==> flow/design.v <==
module aib_bert_chk #(
parameter [0:0] BERT_BUF_MODE_EN = 1   
)
(
input            clk,                   
input            rstn,                  
input            rx_rst_pulse,          
input            rx_start_pulse,        
input            seed_in_en,            
input      [1:0] rx_sft_nb,             
input      [7:0]   rx_bert_data_in,     
input      [2:0]   rx_ptrn_sel,         
output reg [127:0] rx_bert_data_ff,     
output reg         rbert_running_ff,    
output reg [15:0]  rbert_biterr_cnt_ff  
);
localparam [1:0] NBIT1 = 2'b00;  
localparam [1:0] NBIT2 = 2'b01;  
localparam [1:0] NBIT4 = 2'b10;  
localparam [1:0] NBIT8 = 2'b11;  
localparam [2:0] PRBS7   = 3'b000;  
localparam [2:0] PRBS15  = 3'b001;  
localparam [2:0] PRBS23  = 3'b010;  
localparam [2:0] PRBS31  = 3'b011;  
localparam [2:0] PTRN127 = 3'b100;  
localparam [2:0] PTRN128 = 3'b101;  
integer i;  
reg  [127:0] lfsr_buf_ff;       
reg  [127:0] seed_data_in;      
reg  [127:0] lfsr_buf_next;     
reg  [  7:0] bit_err;           
reg  [  3:0] rxbert_inc_val;    
reg          co2_nc;            
wire [15:0] rbert_biterr_cnt_in;  
wire [15:0] rbert_biterr_nxt;     
wire        co1_cnt;              
wire [7:0] lfsr7_sft1;  
wire [7:0] lfsr7_sft2;  
wire [7:0] lfsr7_sft3;  
wire [7:0] lfsr7_sft4;  
wire [7:0] lfsr7_sft5;  
wire [7:0] lfsr7_sft6;  
wire [7:0] lfsr7_sft7;  
wire [7:0] lfsr7_sft8;  
wire [14:0] lfsr15_sft1;  
wire [14:0] lfsr15_sft2;  
wire [14:0] lfsr15_sft3;  
wire [14:0] lfsr15_sft4;  
wire [14:0] lfsr15_sft5;  
wire [14:0] lfsr15_sft6;  
wire [14:0] lfsr15_sft7;  
wire [14:0] lfsr15_sft8;  
wire [22:0] lfsr23_sft1;  
wire [22:0] lfsr23_sft2;  
wire [22:0] lfsr23_sft3;  
wire [22:0] lfsr23_sft4;  
wire [22:0] lfsr23_sft5;  
wire [22:0] lfsr23_sft6;  
wire [22:0] lfsr23_sft7;  
wire [22:0] lfsr23_sft8;  
wire [30:0] lfsr31_sft1;  
wire [30:0] lfsr31_sft2;  
wire [30:0] lfsr31_sft3;  
wire [30:0] lfsr31_sft4;  
wire [30:0] lfsr31_sft5;  
wire [30:0] lfsr31_sft6;  
wire [30:0] lfsr31_sft7;  
wire [30:0] lfsr31_sft8;  
always @(posedge clk or negedge rstn)
  begin: rbert_running_register
    if(!rstn)  
      begin
        rbert_running_ff <= 1'h0;
      end
    else if(rx_rst_pulse)
      begin
        rbert_running_ff <= 1'h0;
      end
    else if(rx_start_pulse)
      begin
        rbert_running_ff <= 1'b1;
      end
  end  
always @(*)
  begin: seed_data_in_logic
    case(rx_sft_nb[1:0])
      NBIT1:  
        begin
          seed_data_in[127:0] = {rx_bert_data_in[0],
                                 lfsr_buf_ff[127:1]};
        end
      NBIT2:  
        begin
          seed_data_in[127:0] = {rx_bert_data_in[1:0],
                                 lfsr_buf_ff[127:2]};
        end
      NBIT4:  
        begin
          seed_data_in[127:0] = {rx_bert_data_in[3:0],
                                 lfsr_buf_ff[127:4]};
        end
      NBIT8:  
        begin
          seed_data_in[127:0] = {rx_bert_data_in[7:0],
                                 lfsr_buf_ff[127:8]};
        end
    endcase
  end  
assign lfsr7_sft1[7:0] = {(lfsr_buf_ff[121] ^ lfsr_buf_ff[122]),
                           lfsr_buf_ff[127:121]};
assign lfsr7_sft2[7:0] = {(lfsr7_sft1[1] ^ lfsr7_sft1[2]),lfsr7_sft1[7:1]};
assign lfsr7_sft3[7:0] = {(lfsr7_sft2[1] ^ lfsr7_sft2[2]),lfsr7_sft2[7:1]};
assign lfsr7_sft4[7:0] = {(lfsr7_sft3[1] ^ lfsr7_sft3[2]),lfsr7_sft3[7:1]};
assign lfsr7_sft5[7:0] = {(lfsr7_sft4[1] ^ lfsr7_sft4[2]),lfsr7_sft4[7:1]};
assign lfsr7_sft6[7:0] = {(lfsr7_sft5[1] ^ lfsr7_sft5[2]),lfsr7_sft5[7:1]};
assign lfsr7_sft7[7:0] = {(lfsr7_sft6[1] ^ lfsr7_sft6[2]),lfsr7_sft6[7:1]};
assign lfsr7_sft8[7:0] = {(lfsr7_sft7[1] ^ lfsr7_sft7[2]),lfsr7_sft7[7:1]};
assign lfsr15_sft1[14:0] = {(lfsr_buf_ff[113] ^ lfsr_buf_ff[114]),
                             lfsr_buf_ff[127:114]};
assign lfsr15_sft2[14:0] = {(lfsr15_sft1[0] ^ lfsr15_sft1[1]),lfsr15_sft1[14:1]};
assign lfsr15_sft3[14:0] = {(lfsr15_sft2[0] ^ lfsr15_sft2[1]),lfsr15_sft2[14:1]};
assign lfsr15_sft4[14:0] = {(lfsr15_sft3[0] ^ lfsr15_sft3[1]),lfsr15_sft3[14:1]};
assign lfsr15_sft5[14:0] = {(lfsr15_sft4[0] ^ lfsr15_sft4[1]),lfsr15_sft4[14:1]};
assign lfsr15_sft6[14:0] = {(lfsr15_sft5[0] ^ lfsr15_sft5[1]),lfsr15_sft5[14:1]};
assign lfsr15_sft7[14:0] = {(lfsr15_sft6[0] ^ lfsr15_sft6[1]),lfsr15_sft6[14:1]};
assign lfsr15_sft8[14:0] = {(lfsr15_sft7[0] ^ lfsr15_sft7[1]),lfsr15_sft7[14:1]};
assign lfsr23_sft1[22:0] = {(lfsr_buf_ff[105] ^ lfsr_buf_ff[110]),
                             lfsr_buf_ff[127:106]};
assign lfsr23_sft2[22:0] = {(lfsr23_sft1[0] ^ lfsr23_sft1[5]),lfsr23_sft1[22:1]};
assign lfsr23_sft3[22:0] = {(lfsr23_sft2[0] ^ lfsr23_sft2[5]),lfsr23_sft2[22:1]};
assign lfsr23_sft4[22:0] = {(lfsr23_sft3[0] ^ lfsr23_sft3[5]),lfsr23_sft3[22:1]};
assign lfsr23_sft5[22:0] = {(lfsr23_sft4[0] ^ lfsr23_sft4[5]),lfsr23_sft4[22:1]};
assign lfsr23_sft6[22:0] = {(lfsr23_sft5[0] ^ lfsr23_sft5[5]),lfsr23_sft5[22:1]};
assign lfsr23_sft7[22:0] = {(lfsr23_sft6[0] ^ lfsr23_sft6[5]),lfsr23_sft6[22:1]};
assign lfsr23_sft8[22:0] = {(lfsr23_sft7[0] ^ lfsr23_sft7[5]),lfsr23_sft7[22:1]};
assign lfsr31_sft1[30:0] = {(lfsr_buf_ff[97] ^ lfsr_buf_ff[100]),
                             lfsr_buf_ff[127:98]};
assign lfsr31_sft2[30:0] = {(lfsr31_sft1[0] ^ lfsr31_sft1[3]),lfsr31_sft1[30:1]};
assign lfsr31_sft3[30:0] = {(lfsr31_sft2[0] ^ lfsr31_sft2[3]),lfsr31_sft2[30:1]};
assign lfsr31_sft4[30:0] = {(lfsr31_sft3[0] ^ lfsr31_sft3[3]),lfsr31_sft3[30:1]};
assign lfsr31_sft5[30:0] = {(lfsr31_sft4[0] ^ lfsr31_sft4[3]),lfsr31_sft4[30:1]};
assign lfsr31_sft6[30:0] = {(lfsr31_sft5[0] ^ lfsr31_sft5[3]),lfsr31_sft5[30:1]};
assign lfsr31_sft7[30:0] = {(lfsr31_sft6[0] ^ lfsr31_sft6[3]),lfsr31_sft6[30:1]};
assign lfsr31_sft8[30:0] = {(lfsr31_sft7[0] ^ lfsr31_sft7[3]),lfsr31_sft7[30:1]};
always @(*)
  begin: lfsr_buf_next_logic
    lfsr_buf_next[127:0] = lfsr_buf_ff[127:0];
    case(rx_ptrn_sel[2:0])
      PRBS7:  
        begin
          case(rx_sft_nb[1:0])
            NBIT1:  
              begin
                lfsr_buf_next[127:120] = lfsr7_sft1[7:0];
              end
            NBIT2:  
              begin
                lfsr_buf_next[127:120] = lfsr7_sft2[7:0];
              end
            NBIT4:  
              begin
                lfsr_buf_next[127:120] = lfsr7_sft4[7:0];
              end
            NBIT8:  
              begin
                lfsr_buf_next[127:120] = lfsr7_sft8[7:0];
              end
          endcase
        end
      PRBS15:  
        begin
          case(rx_sft_nb[1:0])
            NBIT1:  
              begin
                lfsr_buf_next[127:113] = lfsr15_sft1[14:0];
              end
            NBIT2:  
              begin
                lfsr_buf_next[127:113] = lfsr15_sft2[14:0];
              end
            NBIT4:  
              begin
                lfsr_buf_next[127:113] = lfsr15_sft4[14:0];
              end
            NBIT8:  
              begin
                lfsr_buf_next[127:113] = lfsr15_sft8[14:0];
              end
          endcase
        end
      PRBS23:  
        begin
          case(rx_sft_nb[1:0])
            NBIT1:  
              begin
                lfsr_buf_next[127:105] = lfsr23_sft1[22:0];
              end
            NBIT2:  
              begin
                lfsr_buf_next[127:105] = lfsr23_sft2[22:0];
              end
            NBIT4:  
              begin
                lfsr_buf_next[127:105] = lfsr23_sft4[22:0];
              end
            NBIT8:  
              begin
                lfsr_buf_next[127:105] = lfsr23_sft8[22:0];
              end
          endcase
        end 
      PRBS31:   
        begin
          case(rx_sft_nb[1:0])
            NBIT1:  
              begin
                lfsr_buf_next[127:97] = lfsr31_sft1[30:0];
              end
            NBIT2:  
              begin
                lfsr_buf_next[127:97] = lfsr31_sft2[30:0];
              end
            NBIT4:  
              begin
                lfsr_buf_next[127:97] = lfsr31_sft4[30:0];
              end
            NBIT8:  
              begin
                lfsr_buf_next[127:97] = lfsr31_sft8[30:0];
              end
          endcase
        end
      PTRN127:  
        begin
          case(rx_sft_nb[1:0])
            NBIT1:  
              begin
                lfsr_buf_next[127:1] = { lfsr_buf_ff[1],
                                         lfsr_buf_ff[127:2]  };
              end
            NBIT2:  
              begin
                lfsr_buf_next[127:1] = { lfsr_buf_ff[2:1],
                                         lfsr_buf_ff[127:3] };
              end
            NBIT4:  
              begin
                lfsr_buf_next[127:1] = { lfsr_buf_ff[4:1],
                                         lfsr_buf_ff[127:5] };
              end
            NBIT8:  
              begin
                lfsr_buf_next[127:1] = { lfsr_buf_ff[8:1],
                                         lfsr_buf_ff[127:9] };
              end
          endcase
        end
      PTRN128:  
        begin
          case(rx_sft_nb[1:0])
            NBIT1:  
              begin
                lfsr_buf_next[127:0] = { lfsr_buf_ff[0],
                                         lfsr_buf_ff[127:1]  };
              end
            NBIT2:  
              begin
                lfsr_buf_next[127:0] = { lfsr_buf_ff[1:0],
                                         lfsr_buf_ff[127:2] };
              end
            NBIT4:  
              begin
                lfsr_buf_next[127:0] = { lfsr_buf_ff[3:0],
                                         lfsr_buf_ff[127:4] };
              end
            NBIT8:  
              begin
                lfsr_buf_next[127:0] = { lfsr_buf_ff[7:0],
                                         lfsr_buf_ff[127:8] };
              end
          endcase
        end
      default:  
        begin
          lfsr_buf_next[127:0] = lfsr_buf_ff[127:0];
        end
    endcase
  end  
always @(posedge clk or negedge rstn)
  begin: lfsr_buf_register
    if(!rstn)  
      begin
        lfsr_buf_ff[127:0] <= 128'h0000_0000_0000_0000_0000_0000_0000_0000;
      end
    else if(rx_rst_pulse)
      begin
        lfsr_buf_ff[127:0] <= 128'h0000_0000_0000_0000_0000_0000_0000_0000;
      end
    else if(rbert_running_ff  | rx_start_pulse)
      begin
        lfsr_buf_ff[127:0] <= lfsr_buf_next[127:0] &
                              {31'h7fff_ffff,{97{BERT_BUF_MODE_EN}}};
      end
    else if(seed_in_en)
      begin
        lfsr_buf_ff[127:0] <= seed_data_in[127:0] &
                              {31'h7fff_ffff,{97{BERT_BUF_MODE_EN}}};
      end
  end  
always @(posedge clk or negedge rstn)
  begin: rx_bert_data_register
    if(!rstn)  
      begin
        rx_bert_data_ff[127:0] <= 128'h0000_0000_0000_0000_0000_0000_0000_0000;
      end
    else if(rx_rst_pulse)
      begin
        rx_bert_data_ff[127:0] <= 128'h0000_0000_0000_0000_0000_0000_0000_0000;
      end
    else if(rbert_running_ff  | rx_start_pulse)
      begin
        rx_bert_data_ff[127:0] <= seed_data_in[127:0];
      end
  end  
always @(*)
  begin: bit_err_logic
    bit_err[7:0]     = 8'b00;
    case(rx_sft_nb[1:0])
      NBIT1:  
        begin
          if(rbert_running_ff)
            bit_err[0] = lfsr_buf_ff[127] ^ rx_bert_data_ff[127];
        end
      NBIT2:  
        begin
          if(rbert_running_ff)
            bit_err[1:0] = lfsr_buf_ff[127:126] ^ rx_bert_data_ff[127:126];
        end
      NBIT4:  
        begin
          if(rbert_running_ff)
            bit_err[3:0] = lfsr_buf_ff[127:124] ^ rx_bert_data_ff[127:124];
        end
      NBIT8:  
        begin
          if(rbert_running_ff)
            bit_err[7:0] = lfsr_buf_ff[127:120] ^ rx_bert_data_ff[127:120];
        end
    endcase
  end  
always @(*)
  begin: rxbert_inc_val_logic
    rxbert_inc_val[3:0] = 4'h0;
    for(i=0;i<8;i=i+1)
      begin
        rxbert_inc_val[3:0] = rxbert_inc_val[3:0] + {3'h0,bit_err[i]};
      end
  end  
assign {co1_cnt,rbert_biterr_nxt[15:0]}  = rbert_biterr_cnt_ff[15:0] +
                                          {12'h0,rxbert_inc_val[3:0]};
assign rbert_biterr_cnt_in[15:0] = co1_cnt ? 16'hffff : rbert_biterr_nxt[15:0];
always @(posedge clk or negedge rstn)
  begin: rbert_biterr_cnt_register
    if(!rstn)  
      begin
        rbert_biterr_cnt_ff[15:0] <= {16{1'b0}};
      end
    else if(rx_rst_pulse)
      begin
        rbert_biterr_cnt_ff[15:0] <= {16{1'b0}};
      end
    else if(rbert_running_ff)
      begin
        rbert_biterr_cnt_ff[15:0] <= rbert_biterr_cnt_in[15:0];
      end
  end  
endmodule  
module aib_rx_bert #(
parameter [0:0] BERT_BUF_MODE_EN = 1   
)
(
input         clk,               
input         rstn,              
input [  3:0] rx_rst_pulse,      
input [  3:0] rx_start_pulse,    
input [  3:0] seed_in_en,        
input [  5:0] chk3_lane_sel_ff,  
input [  5:0] chk2_lane_sel_ff,  
input [  5:0] chk1_lane_sel_ff,  
input [  5:0] chk0_lane_sel_ff,  
input [  2:0] chk3_ptrn_sel_ff,  
input [  2:0] chk2_ptrn_sel_ff,  
input [  2:0] chk1_ptrn_sel_ff,  
input [  2:0] chk0_ptrn_sel_ff,  
input [319:0] rx_bert_data_i,    
input         sdr_mode,          
input   [1:0] r_fifo_mode,       
input         m_gen2_mode,       
output reg [ 48:0] rbert_bit_cnt_ff,  
output     [ 15:0] biterr_cnt_chk3,   
output     [ 15:0] biterr_cnt_chk2,   
output     [ 15:0] biterr_cnt_chk1,   
output     [ 15:0] biterr_cnt_chk0,   
output     [127:0] rx_bert3_data,     
output     [127:0] rx_bert2_data,     
output     [127:0] rx_bert1_data,     
output     [127:0] rx_bert0_data,     
output     [  3:0] rbert_running_ff   
);
localparam   FIFO_1X   = 2'b00;        
localparam   FIFO_2X   = 2'b01;        
localparam   FIFO_4X   = 2'b10;        
localparam [1:0] NBIT1 = 2'b00;  
localparam [1:0] NBIT2 = 2'b01;  
localparam [1:0] NBIT4 = 2'b10;  
localparam [1:0] NBIT8 = 2'b11;  
integer i;  
reg [39:0][7:0] rx_bert_lanes;    
reg [ 1:0] rx_sft_nb;             
reg [ 7:0] rx_bert_data_chk0_ff;   
reg [ 7:0] rx_bert_data_chk1_ff;   
reg [ 7:0] rx_bert_data_chk2_ff;   
reg [ 7:0] rx_bert_data_chk3_ff;   
reg [48:0] rbert_bit_cnt_in;
reg        co1_nc;
wire [7:0] rx_bert_data_chk0;    
wire [7:0] rx_bert_data_chk1;    
wire [7:0] rx_bert_data_chk2;    
wire [7:0] rx_bert_data_chk3;    
always @(*)
  begin: rx_sft_nb_logic
    case(r_fifo_mode)
      FIFO_1X:  
        begin
          if(sdr_mode)
            rx_sft_nb[1:0] = 2'b00;  
          else
            rx_sft_nb[1:0] = 2'b01;  
        end
      FIFO_2X:  
        begin
          if(sdr_mode)
            rx_sft_nb[1:0] = 2'b01;  
          else
            rx_sft_nb[1:0] = 2'b10;  
        end
      FIFO_4X:  
        begin
          if(sdr_mode)
            rx_sft_nb[1:0] = 2'b10;  
          else
            rx_sft_nb[1:0] = 2'b11;  
        end
      default:  
        begin
          if(sdr_mode)
            rx_sft_nb[1:0] = 2'b00;  
          else
            rx_sft_nb[1:0] = 2'b01;  
        end
    endcase
  end  
always @(*)
  begin: rx_bert_lanes_logic
    if(m_gen2_mode)  
      begin: rx_bert_lanes_gen2
        for(i=0;i<40;i=i+1)
          begin
            rx_bert_lanes[i] = { rx_bert_data_i[(2*i)+241],
                                 rx_bert_data_i[(2*i)+240],
                                 rx_bert_data_i[(2*i)+161],
                                 rx_bert_data_i[(2*i)+160],
                                 rx_bert_data_i[(2*i)+81],
                                 rx_bert_data_i[(2*i)+80],
                                 rx_bert_data_i[(2*i)+1],
                                 rx_bert_data_i[2*i] };
          end
      end  
    else  
      begin: rx_bert_lanes_gen1
        for(i=0;i<20;i=i+1)
          begin
            if(sdr_mode)  
              begin
                rx_bert_lanes[i] = { rx_bert_data_i[(2*i)+241],  
                                     rx_bert_data_i[(2*i)+240],  
                                     rx_bert_data_i[(2*i)+161],  
                                     rx_bert_data_i[(2*i)+160],  
                                     rx_bert_data_i[(2*i)+81],   
                                     rx_bert_data_i[(2*i)+80],   
                                     rx_bert_data_i[(2*i)+40],
                                     rx_bert_data_i[2*i] };
              end  
            else  
              begin
                rx_bert_lanes[i] = { rx_bert_data_i[(2*i)+241],  
                                     rx_bert_data_i[(2*i)+240],  
                                     rx_bert_data_i[(2*i)+161],  
                                     rx_bert_data_i[(2*i)+160],  
                                     rx_bert_data_i[(2*i)+41],
                                     rx_bert_data_i[(2*i)+40],
                                     rx_bert_data_i[(2*i)+1],
                                     rx_bert_data_i[2*i] };
              end  
          end
        for(i=20;i<40;i=i+1)
          begin
            rx_bert_lanes[i] = { rx_bert_data_i[(2*i)+241],  
                                 rx_bert_data_i[(2*i)+240],  
                                 rx_bert_data_i[(2*i)+161],  
                                 rx_bert_data_i[(2*i)+160],  
                                 rx_bert_data_i[(2*i)+81],   
                                 rx_bert_data_i[(2*i)+80],   
                                 rx_bert_data_i[(2*i)+1],    
                                 rx_bert_data_i[2*i] };      
          end
      end  
  end  
assign rx_bert_data_chk0[7:0] = (chk0_lane_sel_ff[5:0] < 6'd40)      ?
                                 rx_bert_lanes[chk0_lane_sel_ff[5:0] ] :
                                 8'h00;
assign rx_bert_data_chk1[7:0] = (chk1_lane_sel_ff[5:0] < 6'd40)      ?
                                 rx_bert_lanes[chk1_lane_sel_ff[5:0]] :
                                 8'h00;
assign rx_bert_data_chk2[7:0] = (chk2_lane_sel_ff[5:0] < 6'd40)      ?
                                 rx_bert_lanes[chk2_lane_sel_ff[5:0]] :
                                 8'h00;
assign rx_bert_data_chk3[7:0] = (chk3_lane_sel_ff[5:0] < 6'd40)      ?
                                 rx_bert_lanes[chk3_lane_sel_ff[5:0]] :
                                 8'h00;
always @(posedge clk or negedge rstn)
  begin: rx_bert_data_register
    if(!rstn)
      begin
        rx_bert_data_chk0_ff[7:0] <= 8'h0;
        rx_bert_data_chk1_ff[7:0] <= 8'h0;
        rx_bert_data_chk2_ff[7:0] <= 8'h0;
        rx_bert_data_chk3_ff[7:0] <= 8'h0;
      end
    else
      begin
        rx_bert_data_chk0_ff[7:0] <= rx_bert_data_chk0[7:0];
        rx_bert_data_chk1_ff[7:0] <= rx_bert_data_chk1[7:0];
        rx_bert_data_chk2_ff[7:0] <= rx_bert_data_chk2[7:0];
        rx_bert_data_chk3_ff[7:0] <= rx_bert_data_chk3[7:0];
      end
  end  
always @(*)
  begin: rbert_bit_cnt_in_logic
    case(rx_sft_nb[1:0])
      NBIT1:  
        begin
          {co1_nc,rbert_bit_cnt_in[48:0]} = rbert_bit_cnt_ff[48:0] + 49'd1;
        end
      NBIT2:  
        begin
          {co1_nc,rbert_bit_cnt_in[48:0]} = rbert_bit_cnt_ff[48:0] + 49'd2;
        end
      NBIT4:  
        begin
          {co1_nc,rbert_bit_cnt_in[48:0]} = rbert_bit_cnt_ff[48:0] + 49'd4;
        end
      NBIT8:  
        begin
          {co1_nc,rbert_bit_cnt_in[48:0]} = rbert_bit_cnt_ff[48:0] + 49'd8;
        end
    endcase
  end  
always @(posedge clk or negedge rstn)
  begin: rbert_bit_cnt_register
    if(!rstn)  
      begin
        rbert_bit_cnt_ff[48:0] <= {49{1'b0}};
      end
    else if(rx_rst_pulse[3:0] != 4'h0)
      begin
        rbert_bit_cnt_ff[48:0] <= {49{1'b0}};
      end
    else if(rbert_running_ff[3:0] != 4'h0)
      begin
        rbert_bit_cnt_ff[48:0] <= rbert_bit_cnt_in[48:0];
      end
  end  
aib_bert_chk #(.BERT_BUF_MODE_EN (BERT_BUF_MODE_EN))
aib_bert_chk0(
.clk             (clk),            
.rstn            (rstn),           
.rx_rst_pulse    (rx_rst_pulse[0]),   
.rx_start_pulse  (rx_start_pulse[0]), 
.seed_in_en      (seed_in_en[0]),     
.rx_sft_nb       (rx_sft_nb[1:0]), 
.rx_bert_data_in (rx_bert_data_chk0_ff[7:0]),  
.rx_ptrn_sel     (chk0_ptrn_sel_ff[2:0]),      
.rx_bert_data_ff     (rx_bert0_data[127:0]), 
.rbert_running_ff    (rbert_running_ff[0]),     
.rbert_biterr_cnt_ff (biterr_cnt_chk0[15:0])
);
aib_bert_chk #(.BERT_BUF_MODE_EN (BERT_BUF_MODE_EN))
aib_bert_chk1(
.clk             (clk),            
.rstn            (rstn),           
.rx_rst_pulse    (rx_rst_pulse[1]),   
.rx_start_pulse  (rx_start_pulse[1]), 
.seed_in_en      (seed_in_en[1]),     
.rx_sft_nb       (rx_sft_nb[1:0]), 
.rx_bert_data_in (rx_bert_data_chk1_ff[7:0]),  
.rx_ptrn_sel     (chk1_ptrn_sel_ff[2:0]),      
.rx_bert_data_ff     (rx_bert1_data[127:0]), 
.rbert_running_ff    (rbert_running_ff[1]),     
.rbert_biterr_cnt_ff (biterr_cnt_chk1[15:0])
);
aib_bert_chk #(.BERT_BUF_MODE_EN (BERT_BUF_MODE_EN))
aib_bert_chk2(
.clk             (clk),            
.rstn            (rstn),           
.rx_rst_pulse    (rx_rst_pulse[2]),   
.rx_start_pulse  (rx_start_pulse[2]), 
.seed_in_en      (seed_in_en[2]),     
.rx_sft_nb       (rx_sft_nb[1:0]), 
.rx_bert_data_in (rx_bert_data_chk2_ff[7:0]),  
.rx_ptrn_sel     (chk2_ptrn_sel_ff[2:0]),      
.rx_bert_data_ff     (rx_bert2_data[127:0]), 
.rbert_running_ff    (rbert_running_ff[2]),     
.rbert_biterr_cnt_ff (biterr_cnt_chk2[15:0])
);
aib_bert_chk #(.BERT_BUF_MODE_EN (BERT_BUF_MODE_EN))
aib_bert_chk3(
.clk             (clk),            
.rstn            (rstn),           
.rx_rst_pulse    (rx_rst_pulse[3]),   
.rx_start_pulse  (rx_start_pulse[3]), 
.seed_in_en      (seed_in_en[3]),     
.rx_sft_nb       (rx_sft_nb[1:0]), 
.rx_bert_data_in (rx_bert_data_chk3_ff[7:0]),  
.rx_ptrn_sel     (chk3_ptrn_sel_ff[2:0]),      
.rx_bert_data_ff     (rx_bert3_data[127:0]), 
.rbert_running_ff    (rbert_running_ff[3]),     
.rbert_biterr_cnt_ff (biterr_cnt_chk3[15:0])
);
endmodule  
## Step by step through the tools: aib_rx_bert

Each step is given for the RTL above and for the edited RTL.
"unedited" refers to lines of the RTL above, "edited" to lines of the edited file.
"difference": "edited" minus "unedited" as printed here. "relative change": 100 x difference / "unedited".
Operators carry their Yosys type and port widths (W data, S select, Z words).
Cell names lack the library's common part.
Not given: -

| design | value |
|---|---|
| top | aib_rx_bert |
| clock port | clk |
| standard-cell library | sky130hd |
| timing corner | tt_025C_1v80 |

## Diff

The edit as a unified diff against the file above.
A script made this edit. It changes what the design does and was not meant as an optimisation.

```diff
@@ -551,5 +551,5 @@
       NBIT1:  
         begin
-          {co1_nc,rbert_bit_cnt_in[48:0]} = rbert_bit_cnt_ff[48:0] + 49'd1;
+          {co1_nc,rbert_bit_cnt_in[48:0]} = rbert_bit_cnt_ff[48:0] ^ 49'd1;
         end
       NBIT2:  
```

## Elaborated design

Counts by Yosys on the flattened word-level netlist (proc, flatten, opt, wreduce; memories kept). Register bits leave out memories and registers merged into their read ports (data or address). Print and check cells are left out.

Operators by class:

| what | unedited | edited | difference | relative change (%) |
|---|---|---|---|---|
| add/subtract/negate cells | 36 | 35 | -1 | -2.78 |
| magnitude comparators | 4 | 4 | 0 | 0.00 |
| equality and inequality tests | 49 | 50 | +1 | +2.04 |
| shifts and indexed selects | 4 | 4 | 0 | 0.00 |
| multiplexer cells | 175 | 175 | 0 | 0.00 |
| bitwise logic cells | 148 | 149 | +1 | +0.68 |
| reduce/logical cells | 50 | 51 | +1 | +2.00 |

Operators with widths:

| kind | unedited | edited | difference | relative change (%) |
|---|---|---|---|---|
| $reduce_and A2 Y1 | 24 | 25 | +1 | +4.17 |
| $add A49 B1 Y49 const B | 1 | 0 | -1 | -100.00 |
| $ne A2 B2 Y1 const B | 0 | 1 | +1 | - |
| $not A1 Y1 | 0 | 1 | +1 | - |
| $xor A1 B1 Y1 | 132 | 132 | 0 | 0.00 |
| $mux W4 | 44 | 44 | 0 | 0.00 |
| $add A4 B1 Y4 | 24 | 24 | 0 | 0.00 |
| $mux W128 | 20 | 20 | 0 | 0.00 |
| $mux W1 | 18 | 18 | 0 | 0.00 |
| $reduce_bool A2 Y1 | 13 | 13 | 0 | 0.00 |
| $mux W16 | 12 | 12 | 0 | 0.00 |
| $eq A3 B2 Y1 const B | 8 | 8 | 0 | 0.00 |
| $eq A3 B3 Y1 const B | 8 | 8 | 0 | 0.00 |
| $mux W8 | 8 | 8 | 0 | 0.00 |
| $pmux W1 S4 | 8 | 8 | 0 | 0.00 |
| $pmux W128 S4 | 8 | 8 | 0 | 0.00 |
| $pmux W8 S4 | 8 | 8 | 0 | 0.00 |
| $mux W2 | 5 | 5 | 0 | 0.00 |
| $add A1 B1 Y2 | 4 | 4 | 0 | 0.00 |
| $add A16 B4 Y17 | 4 | 4 | 0 | 0.00 |
| $eq A3 B1 Y1 const B | 4 | 4 | 0 | 0.00 |
| $logic_not A3 Y1 | 4 | 4 | 0 | 0.00 |
| $lt A6 B6 Y1 const B | 4 | 4 | 0 | 0.00 |
| $ne A3 B3 Y1 const B | 4 | 4 | 0 | 0.00 |
| $ne A4 B4 Y1 const B | 4 | 4 | 0 | 0.00 |
| $ne A5 B5 Y1 const B | 4 | 4 | 0 | 0.00 |
| $ne A6 B6 Y1 const B | 4 | 4 | 0 | 0.00 |
| $ne A7 B7 Y1 const B | 4 | 4 | 0 | 0.00 |

The list need not be complete.

Bit counts:

| what | unedited | edited | difference | relative change (%) |
|---|---|---|---|---|
| bits in registers | 1173 | 1173 | 0 | 0.00 |
| output and inout bits | 629 | 629 | 0 | 0.00 |
| cells after elaboration | 507 | 510 | +3 | +0.59 |

## Longest topological paths

Depth = most cells in a row (Yosys ltp): at word level without a register or memory, in the mapped netlist without a sequential cell, where the memories' decode and read muxes count.

Logic depth:

| what | unedited | edited | difference | relative change (%) |
|---|---|---|---|---|
| depth in word-level cells | 15 | 15 | 0 | 0.00 |
| ABC_AREA | 0 | 0 | - | - |
| gate-level depth with buffers | 30 | 30 | 0 | 0.00 |
| gate-level depth less buffers | 25 | 24 | -1 | -4.00 |

## Mapped cells and area

Source: synth_stat.txt of the flow (Yosys; design flattened, memories mapped). It holds for the ABC_AREA given above (unset counts as 0); a run with the other value may have another netlist.

Mapped netlist:

| what | unedited | edited | difference | relative change (%) |
|---|---|---|---|---|
| mapped cells | 7503 | 7675 | +172 | +2.29 |
| cell area after synthesis (µm²) | 78200.0 | 79782.8 | +1582.8 | +2.02 |
| sequential area (µm²) | 29353.2 | 29353.2 | 0.0 | 0.00 |
| mapped flip-flops | 1173 | 1173 | 0 | 0.00 |
| buffer cells | 803 | 779 | -24 | -2.99 |

Cells by type:

| type | unedited | edited | difference | relative change (%) |
|---|---|---|---|---|
| o211ai_1 | 38 | 940 | +902 | +2373.68 |
| nand2_1 | 776 | 291 | -485 | -62.50 |
| nand2b_1 | 21 | 492 | +471 | +2242.86 |
| o22ai_1 | 487 | 38 | -449 | -92.20 |
| a21oi_1 | 212 | 647 | +435 | +205.19 |
| mux2i_1 | 533 | 167 | -366 | -68.67 |
| a211oi_1 | 456 | 135 | -321 | -70.39 |
| mux2_2 | 794 | 949 | +155 | +19.52 |
| o21ai_0 | 229 | 184 | -45 | -19.65 |
| nor2_1 | 343 | 311 | -32 | -9.33 |
| xnor2_1 | 107 | 78 | -29 | -27.10 |
| mux4_2 | 375 | 350 | -25 | -6.67 |
| a221oi_1 | 40 | 19 | -21 | -52.50 |
| buf_2 | 176 | 156 | -20 | -11.36 |
| a31oi_1 | 73 | 54 | -19 | -26.03 |
| o221ai_1 | 42 | 24 | -18 | -42.86 |
| a22o_1 | 22 | 7 | -15 | -68.18 |
| a22oi_1 | 36 | 23 | -13 | -36.11 |

The list need not be complete.
By module: a second synthesis without flattening, with its own total; a netlist apart from the flattened one above.

Second synthesis, totals:

| what | unedited | edited | difference | relative change (%) |
|---|---|---|---|---|
| cells (unflattened synthesis) | 8012 | 7981 | -31 | -0.39 |
| area (unflattened synthesis) (µm²) | 79945.4 | 79631.4 | -314.0 | -0.39 |

Rows give one instance, submodules left out.

By module, unedited:

| module | instances | cells | area (µm²) | seq. area (µm²) |
|---|---|---|---|---|
| aib_bert_chk #(BERT_BUF_MODE_EN=1) | 4 | 1619 | 15792.6 | 6831.6 |
| aib_rx_bert | 1 | 1536 | 16774.8 | 2026.9 |

By module, edited:

| module | instances | cells | area (µm²) | seq. area (µm²) |
|---|---|---|---|---|
| aib_bert_chk #(BERT_BUF_MODE_EN=1) | 4 | 1604 | 15827.7 | 6831.6 |
| aib_rx_bert | 1 | 1565 | 16320.7 | 2026.9 |

## Timing after synthesis

Path of least setup slack by OpenSTA after synthesis, without wires, with an ideal clock, recovery checks aside; 20% of the period is set as input and as output delay. Where synthesis merged equal registers, the netlist keeps one of their names.

Timing path after synthesis:

| what | unedited | edited | difference | relative change (%) |
|---|---|---|---|---|
| kind | input-to-reg | input-to-reg | - | - |
| from | in r_fifo_mode[0] | in r_fifo_mode[0] | - | - |
| to | reg aib_bert_chk2.rbert_biterr_cnt_ff[9] | reg aib_bert_chk2.rbert_biterr_cnt_ff[12] | - | - |
| period (ns) | 7.5 | 7.5 | 0.0 | 0.00 |
| input delay (ns) | 1.500 | 1.500 | 0.000 | 0.00 |
| setup time (ns) | 0.094 | 0.099 | +0.005 | - |
| launch time at the first pin (ns) | 1.500 | 1.500 | 0.000 | 0.00 |
| data arrival time (ns) | 7.595 | 7.397 | -0.198 | -2.61 |
| required time (ns) | 7.406 | 7.401 | -0.005 | -0.07 |
| setup slack (ns) | -0.189 | 0.004 | +0.193 | - |
| path delay (ns) | 6.189 | 5.996 | -0.193 | -3.12 |
| stages on the path | 29 | 26 | -3 | -10.34 |
| synthesis period reached (ns) | 7.689 | 7.496 | -0.193 | -2.51 |

"path delay" = arrival - input delay + setup time.
"stages on the path" counts driving pins, that of a launching flip-flop among them; a cell with two outputs on the path counts twice.
"synthesis period reached" = period - worst setup slack (recovery checks aside). The figure is calculated, with input and output delays left at 20% of the set period.
The rows between start and end are the longest chain of elaborated cells between them; the timing report does not say that the signal goes this way. Where chains are equally long, one stands for them.
A line is the first line of the expression or statement that the cell stems from. Yosys adds cells for indexed reads and writes and turns some case tables into memories.
A register here has more assigning lines than the two given.

| on the way, after synthesis, unedited | value |
|---|---|
| cells stage by stage | inv_1 ha_1 buf_2 inv_1 o21a_1 buf_2 buf_2 clkbuf_1 buf_2 a21oi_1 a221oi_1 nor2_1 ha_1 inv_1 fa_1 inv_1 fa_1 fa_1 inv_1 fa_1 fa_1 inv_1 a21oi_1 o21bai_1 or3b_2 clkbuf_1 o31ai_1 a21oi_1 a211oi_1 |
| cells in the longest elaborated chain | 15 |

Ends and longest elaborated chain, after synthesis, unedited:

| what | RTL line | source |
|---|---|---|
| start: declaration | 397 | `input   [1:0] r_fifo_mode,` |
| $eq A2 B2 Y1 | 432 | `case(r_fifo_mode)` |
| $pmux W2 S2 | 432 |  |
| $eq A2 B2 Y1 | 328 | `case(rx_sft_nb[1:0])` |
| $pmux W1 S4 | 328 |  |
| $add A1 B1 Y2 | 356 | `rxbert_inc_val[3:0] = rxbert_inc_val[3:0] + {3'h0,bit_err[i]};` |
| $add A4 B1 Y4 (6 in a row) | 356 |  |
| $add A16 B4 Y17 | 359 | `assign {co1_cnt,rbert_biterr_nxt[15:0]}  = rbert_biterr_cnt_ff[15:0] +` |
| $mux W16 | 361 | `assign rbert_biterr_cnt_in[15:0] = co1_cnt ? 16'hffff : rbert_biterr_nxt[15:0];` |
| $mux W16 | 372 | `else if(rbert_running_ff)` |
| $mux W16 | 368 | `else if(rx_rst_pulse)` |
| end: assignment | 366 | `rbert_biterr_cnt_ff[15:0] <= {16{1'b0}};` |
| end: assignment | 374 | `rbert_biterr_cnt_ff[15:0] <= rbert_biterr_cnt_in[15:0];` |
| end: declaration | 15 | `output reg [15:0]  rbert_biterr_cnt_ff` |

| on the way, after synthesis, edited | value |
|---|---|
| cells stage by stage | inv_1 ha_1 clkinv_1 o21ai_1 buf_2 buf_4 buf_2 buf_2 buf_2 nand2_1 o211ai_1 a21oi_1 ha_1 inv_1 fa_1 inv_1 fa_1 fa_1 inv_1 fa_1 fa_1 nor2b_1 o21ai_0 a211oi_1 a41oi_1 a311oi_1 |
| cells in the longest elaborated chain | 15 |

Ends and longest elaborated chain, after synthesis, edited:

| what | RTL line | source |
|---|---|---|
| start: declaration | 397 | `input   [1:0] r_fifo_mode,` |
| $eq A2 B2 Y1 | 432 | `case(r_fifo_mode)` |
| $pmux W2 S2 | 432 |  |
| $eq A2 B2 Y1 | 328 | `case(rx_sft_nb[1:0])` |
| $pmux W1 S4 | 328 |  |
| $add A1 B1 Y2 | 356 | `rxbert_inc_val[3:0] = rxbert_inc_val[3:0] + {3'h0,bit_err[i]};` |
| $add A4 B1 Y4 (6 in a row) | 356 |  |
| $add A16 B4 Y17 | 359 | `assign {co1_cnt,rbert_biterr_nxt[15:0]}  = rbert_biterr_cnt_ff[15:0] +` |
| $mux W16 | 361 | `assign rbert_biterr_cnt_in[15:0] = co1_cnt ? 16'hffff : rbert_biterr_nxt[15:0];` |
| $mux W16 | 372 | `else if(rbert_running_ff)` |
| $mux W16 | 368 | `else if(rx_rst_pulse)` |
| end: assignment | 366 | `rbert_biterr_cnt_ff[15:0] <= {16{1'b0}};` |
| end: assignment | 374 | `rbert_biterr_cnt_ff[15:0] <= rbert_biterr_cnt_in[15:0];` |
| end: declaration | 15 | `output reg [15:0]  rbert_biterr_cnt_ff` |

## Timing after layout

From the final timing report of each run of pair 1: the path of least setup slack in the routed layout; clock arrival at registers is part of the times.

Timing path post-layout:

| what | unedited | edited | difference | relative change (%) |
|---|---|---|---|---|
| kind | input-to-reg | input-to-reg | - | - |
| from | in r_fifo_mode[0] | in r_fifo_mode[0] | - | - |
| to | reg aib_bert_chk3.rbert_biterr_cnt_ff[10] | reg aib_bert_chk1.rbert_biterr_cnt_ff[13] | - | - |
| period (ns) | 7.5 | 7.5 | 0.0 | 0.00 |
| input delay (ns) | 1.50 | 1.50 | 0.00 | 0.00 |
| setup time (ns) | 0.11 | 0.06 | -0.05 | - |
| launch time at the first pin (ns) | 1.50 | 1.50 | 0.00 | 0.00 |
| data arrival time (ns) | 7.58 | 7.54 | -0.04 | -0.53 |
| required time (ns) | 8.18 | 8.24 | +0.06 | +0.73 |
| setup slack (ns) | 0.60 | 0.70 | +0.10 | - |
| stages on the path | 24 | 24 | 0 | 0.00 |

The rows between start and end are the longest chain of elaborated cells between them; the timing report does not say that the signal goes this way. Where chains are equally long, one stands for them.
A register here has more assigning lines than the two given.

| on the way, post-layout, unedited | value |
|---|---|
| cells stage by stage | clkdlybuf4s50_1 inv_1 ha_2 buf_4 nor2b_1 o21ai_4 o22ai_1 a211oi_1 a211oi_1 ha_1 inv_1 fa_1 inv_1 fa_1 fa_1 inv_1 fa_1 fa_1 nor2b_1 o21ai_0 a21boi_0 nand3_1 buf_4 a311oi_1 |
| cells in the longest elaborated chain | 15 |

Ends and longest elaborated chain, post-layout, unedited:

| what | RTL line | source |
|---|---|---|
| start: declaration | 397 | `input   [1:0] r_fifo_mode,` |
| $eq A2 B2 Y1 | 432 | `case(r_fifo_mode)` |
| $pmux W2 S2 | 432 |  |
| $eq A2 B2 Y1 | 328 | `case(rx_sft_nb[1:0])` |
| $pmux W1 S4 | 328 |  |
| $add A1 B1 Y2 | 356 | `rxbert_inc_val[3:0] = rxbert_inc_val[3:0] + {3'h0,bit_err[i]};` |
| $add A4 B1 Y4 (6 in a row) | 356 |  |
| $add A16 B4 Y17 | 359 | `assign {co1_cnt,rbert_biterr_nxt[15:0]}  = rbert_biterr_cnt_ff[15:0] +` |
| $mux W16 | 361 | `assign rbert_biterr_cnt_in[15:0] = co1_cnt ? 16'hffff : rbert_biterr_nxt[15:0];` |
| $mux W16 | 372 | `else if(rbert_running_ff)` |
| $mux W16 | 368 | `else if(rx_rst_pulse)` |
| end: assignment | 366 | `rbert_biterr_cnt_ff[15:0] <= {16{1'b0}};` |
| end: assignment | 374 | `rbert_biterr_cnt_ff[15:0] <= rbert_biterr_cnt_in[15:0];` |
| end: declaration | 15 | `output reg [15:0]  rbert_biterr_cnt_ff` |

| on the way, post-layout, edited | value |
|---|---|
| cells stage by stage | clkdlybuf4s50_1 inv_1 ha_2 and3b_1 nor2_4 o21ai_0 o21ai_0 a21oi_1 a211oi_1 ha_1 inv_1 fa_1 inv_1 fa_1 fa_1 inv_1 fa_1 fa_1 nor2b_1 o21a_1 o21ai_0 or2_2 a211oi_1 a31o_2 |
| cells in the longest elaborated chain | 15 |

Ends and longest elaborated chain, post-layout, edited:

| what | RTL line | source |
|---|---|---|
| start: declaration | 397 | `input   [1:0] r_fifo_mode,` |
| $eq A2 B2 Y1 | 432 | `case(r_fifo_mode)` |
| $pmux W2 S2 | 432 |  |
| $eq A2 B2 Y1 | 328 | `case(rx_sft_nb[1:0])` |
| $pmux W1 S4 | 328 |  |
| $add A1 B1 Y2 | 356 | `rxbert_inc_val[3:0] = rxbert_inc_val[3:0] + {3'h0,bit_err[i]};` |
| $add A4 B1 Y4 (6 in a row) | 356 |  |
| $add A16 B4 Y17 | 359 | `assign {co1_cnt,rbert_biterr_nxt[15:0]}  = rbert_biterr_cnt_ff[15:0] +` |
| $mux W16 | 361 | `assign rbert_biterr_cnt_in[15:0] = co1_cnt ? 16'hffff : rbert_biterr_nxt[15:0];` |
| $mux W16 | 372 | `else if(rbert_running_ff)` |
| $mux W16 | 368 | `else if(rx_rst_pulse)` |
| end: assignment | 366 | `rbert_biterr_cnt_ff[15:0] <= {16{1'b0}};` |
| end: assignment | 374 | `rbert_biterr_cnt_ff[15:0] <= rbert_biterr_cnt_in[15:0];` |
| end: declaration | 15 | `output reg [15:0]  rbert_biterr_cnt_ff` |

## Layout results

Both versions went through the flow (Yosys, OpenROAD) with the same settings in each pair. Constraints: input delay and output delay 20% of the set period each, output load 0.01 pF.

| flow settings, pair 1 | value |
|---|---|
| period_ns | 7.5 |
| CAP_MARGIN | 20 |
| CORE_MARGIN | 2 |
| CORE_UTILIZATION | 40 |
| SLEW_MARGIN | 20 |

Final reports, pair 1:

| what | unedited | edited | difference | relative change (%) |
|---|---|---|---|---|
| synthesis area (µm²) | 78200.0 | 79782.8 | +1582.8 | +2.02 |
| die footprint (µm²) | 199054.0 | 203045.0 | +3991.0 | +2.00 |
| standard-cell area after routing (µm²) | 94712.1 | 96593.9 | +1881.8 | +1.99 |
| post-layout utilization (%) | 48.7 | 48.8 | +0.1 | - |
| worst setup slack after layout (ns) | 0.603 | 0.700 | +0.097 | - |
| setup total negative slack (ns) | 0.000 | 0.000 | 0.000 | - |
| worst hold slack in the final report (ns) | 0.464 | 0.472 | +0.008 | - |
| power consumption (µW) | 21856 | 20780 | -1076 | -4.92 |
| achieved period (ns) | 6.897 | 6.800 | -0.097 | -1.41 |

| flow settings, pair 2 | value |
|---|---|
| ABC_AREA | 0 |
| CORE_ASPECT_RATIO | 0.91 |
| CORE_MARGIN | 10 |
| CORE_UTILIZATION | 34 |
| GPL_ROUTABILITY_DRIVEN | 1 |
| GPL_TIMING_DRIVEN | 1 |
| MAX_ROUTING_LAYER | met5 |
| PLACE_DENSITY_LB_ADDON | 0.2 |
| SETUP_SLACK_MARGIN | 3.04 |
| TNS_END_PERCENT | 40 |
| period_ns | 12.1 |
| CAP_MARGIN | 20 |
| SLEW_MARGIN | 20 |

Final reports, pair 2:

| what | unedited | edited | difference | relative change (%) |
|---|---|---|---|---|
| synthesis area (µm²) | 78200.0 | 79782.8 | +1582.8 | +2.02 |
| die footprint (µm²) | 249603.0 | 254452.0 | +4849.0 | +1.94 |
| standard-cell area after routing (µm²) | 95137.5 | 96824.1 | +1686.6 | +1.77 |
| post-layout utilization (%) | 41.7 | 41.5 | -0.2 | - |
| worst setup slack after layout (ns) | 3.437 | 3.355 | -0.082 | - |
| setup total negative slack (ns) | 0.000 | 0.000 | 0.000 | - |
| worst hold slack in the final report (ns) | 0.465 | 0.503 | +0.038 | - |
| power consumption (µW) | 13840 | 13054 | -786 | -5.68 |
| achieved period (ns) | 8.663 | 8.745 | +0.082 | +0.95 |

"achieved period" is the run's clock period less its worst setup slack. It is reckoned from that one timing run; input and output delays stay at 20% of the period that was set.
By "power consumption" is meant OpenSTA's value without simulated activity: inputs other than the clock are taken to toggle once in ten clock periods, and the tool carries that through the logic.
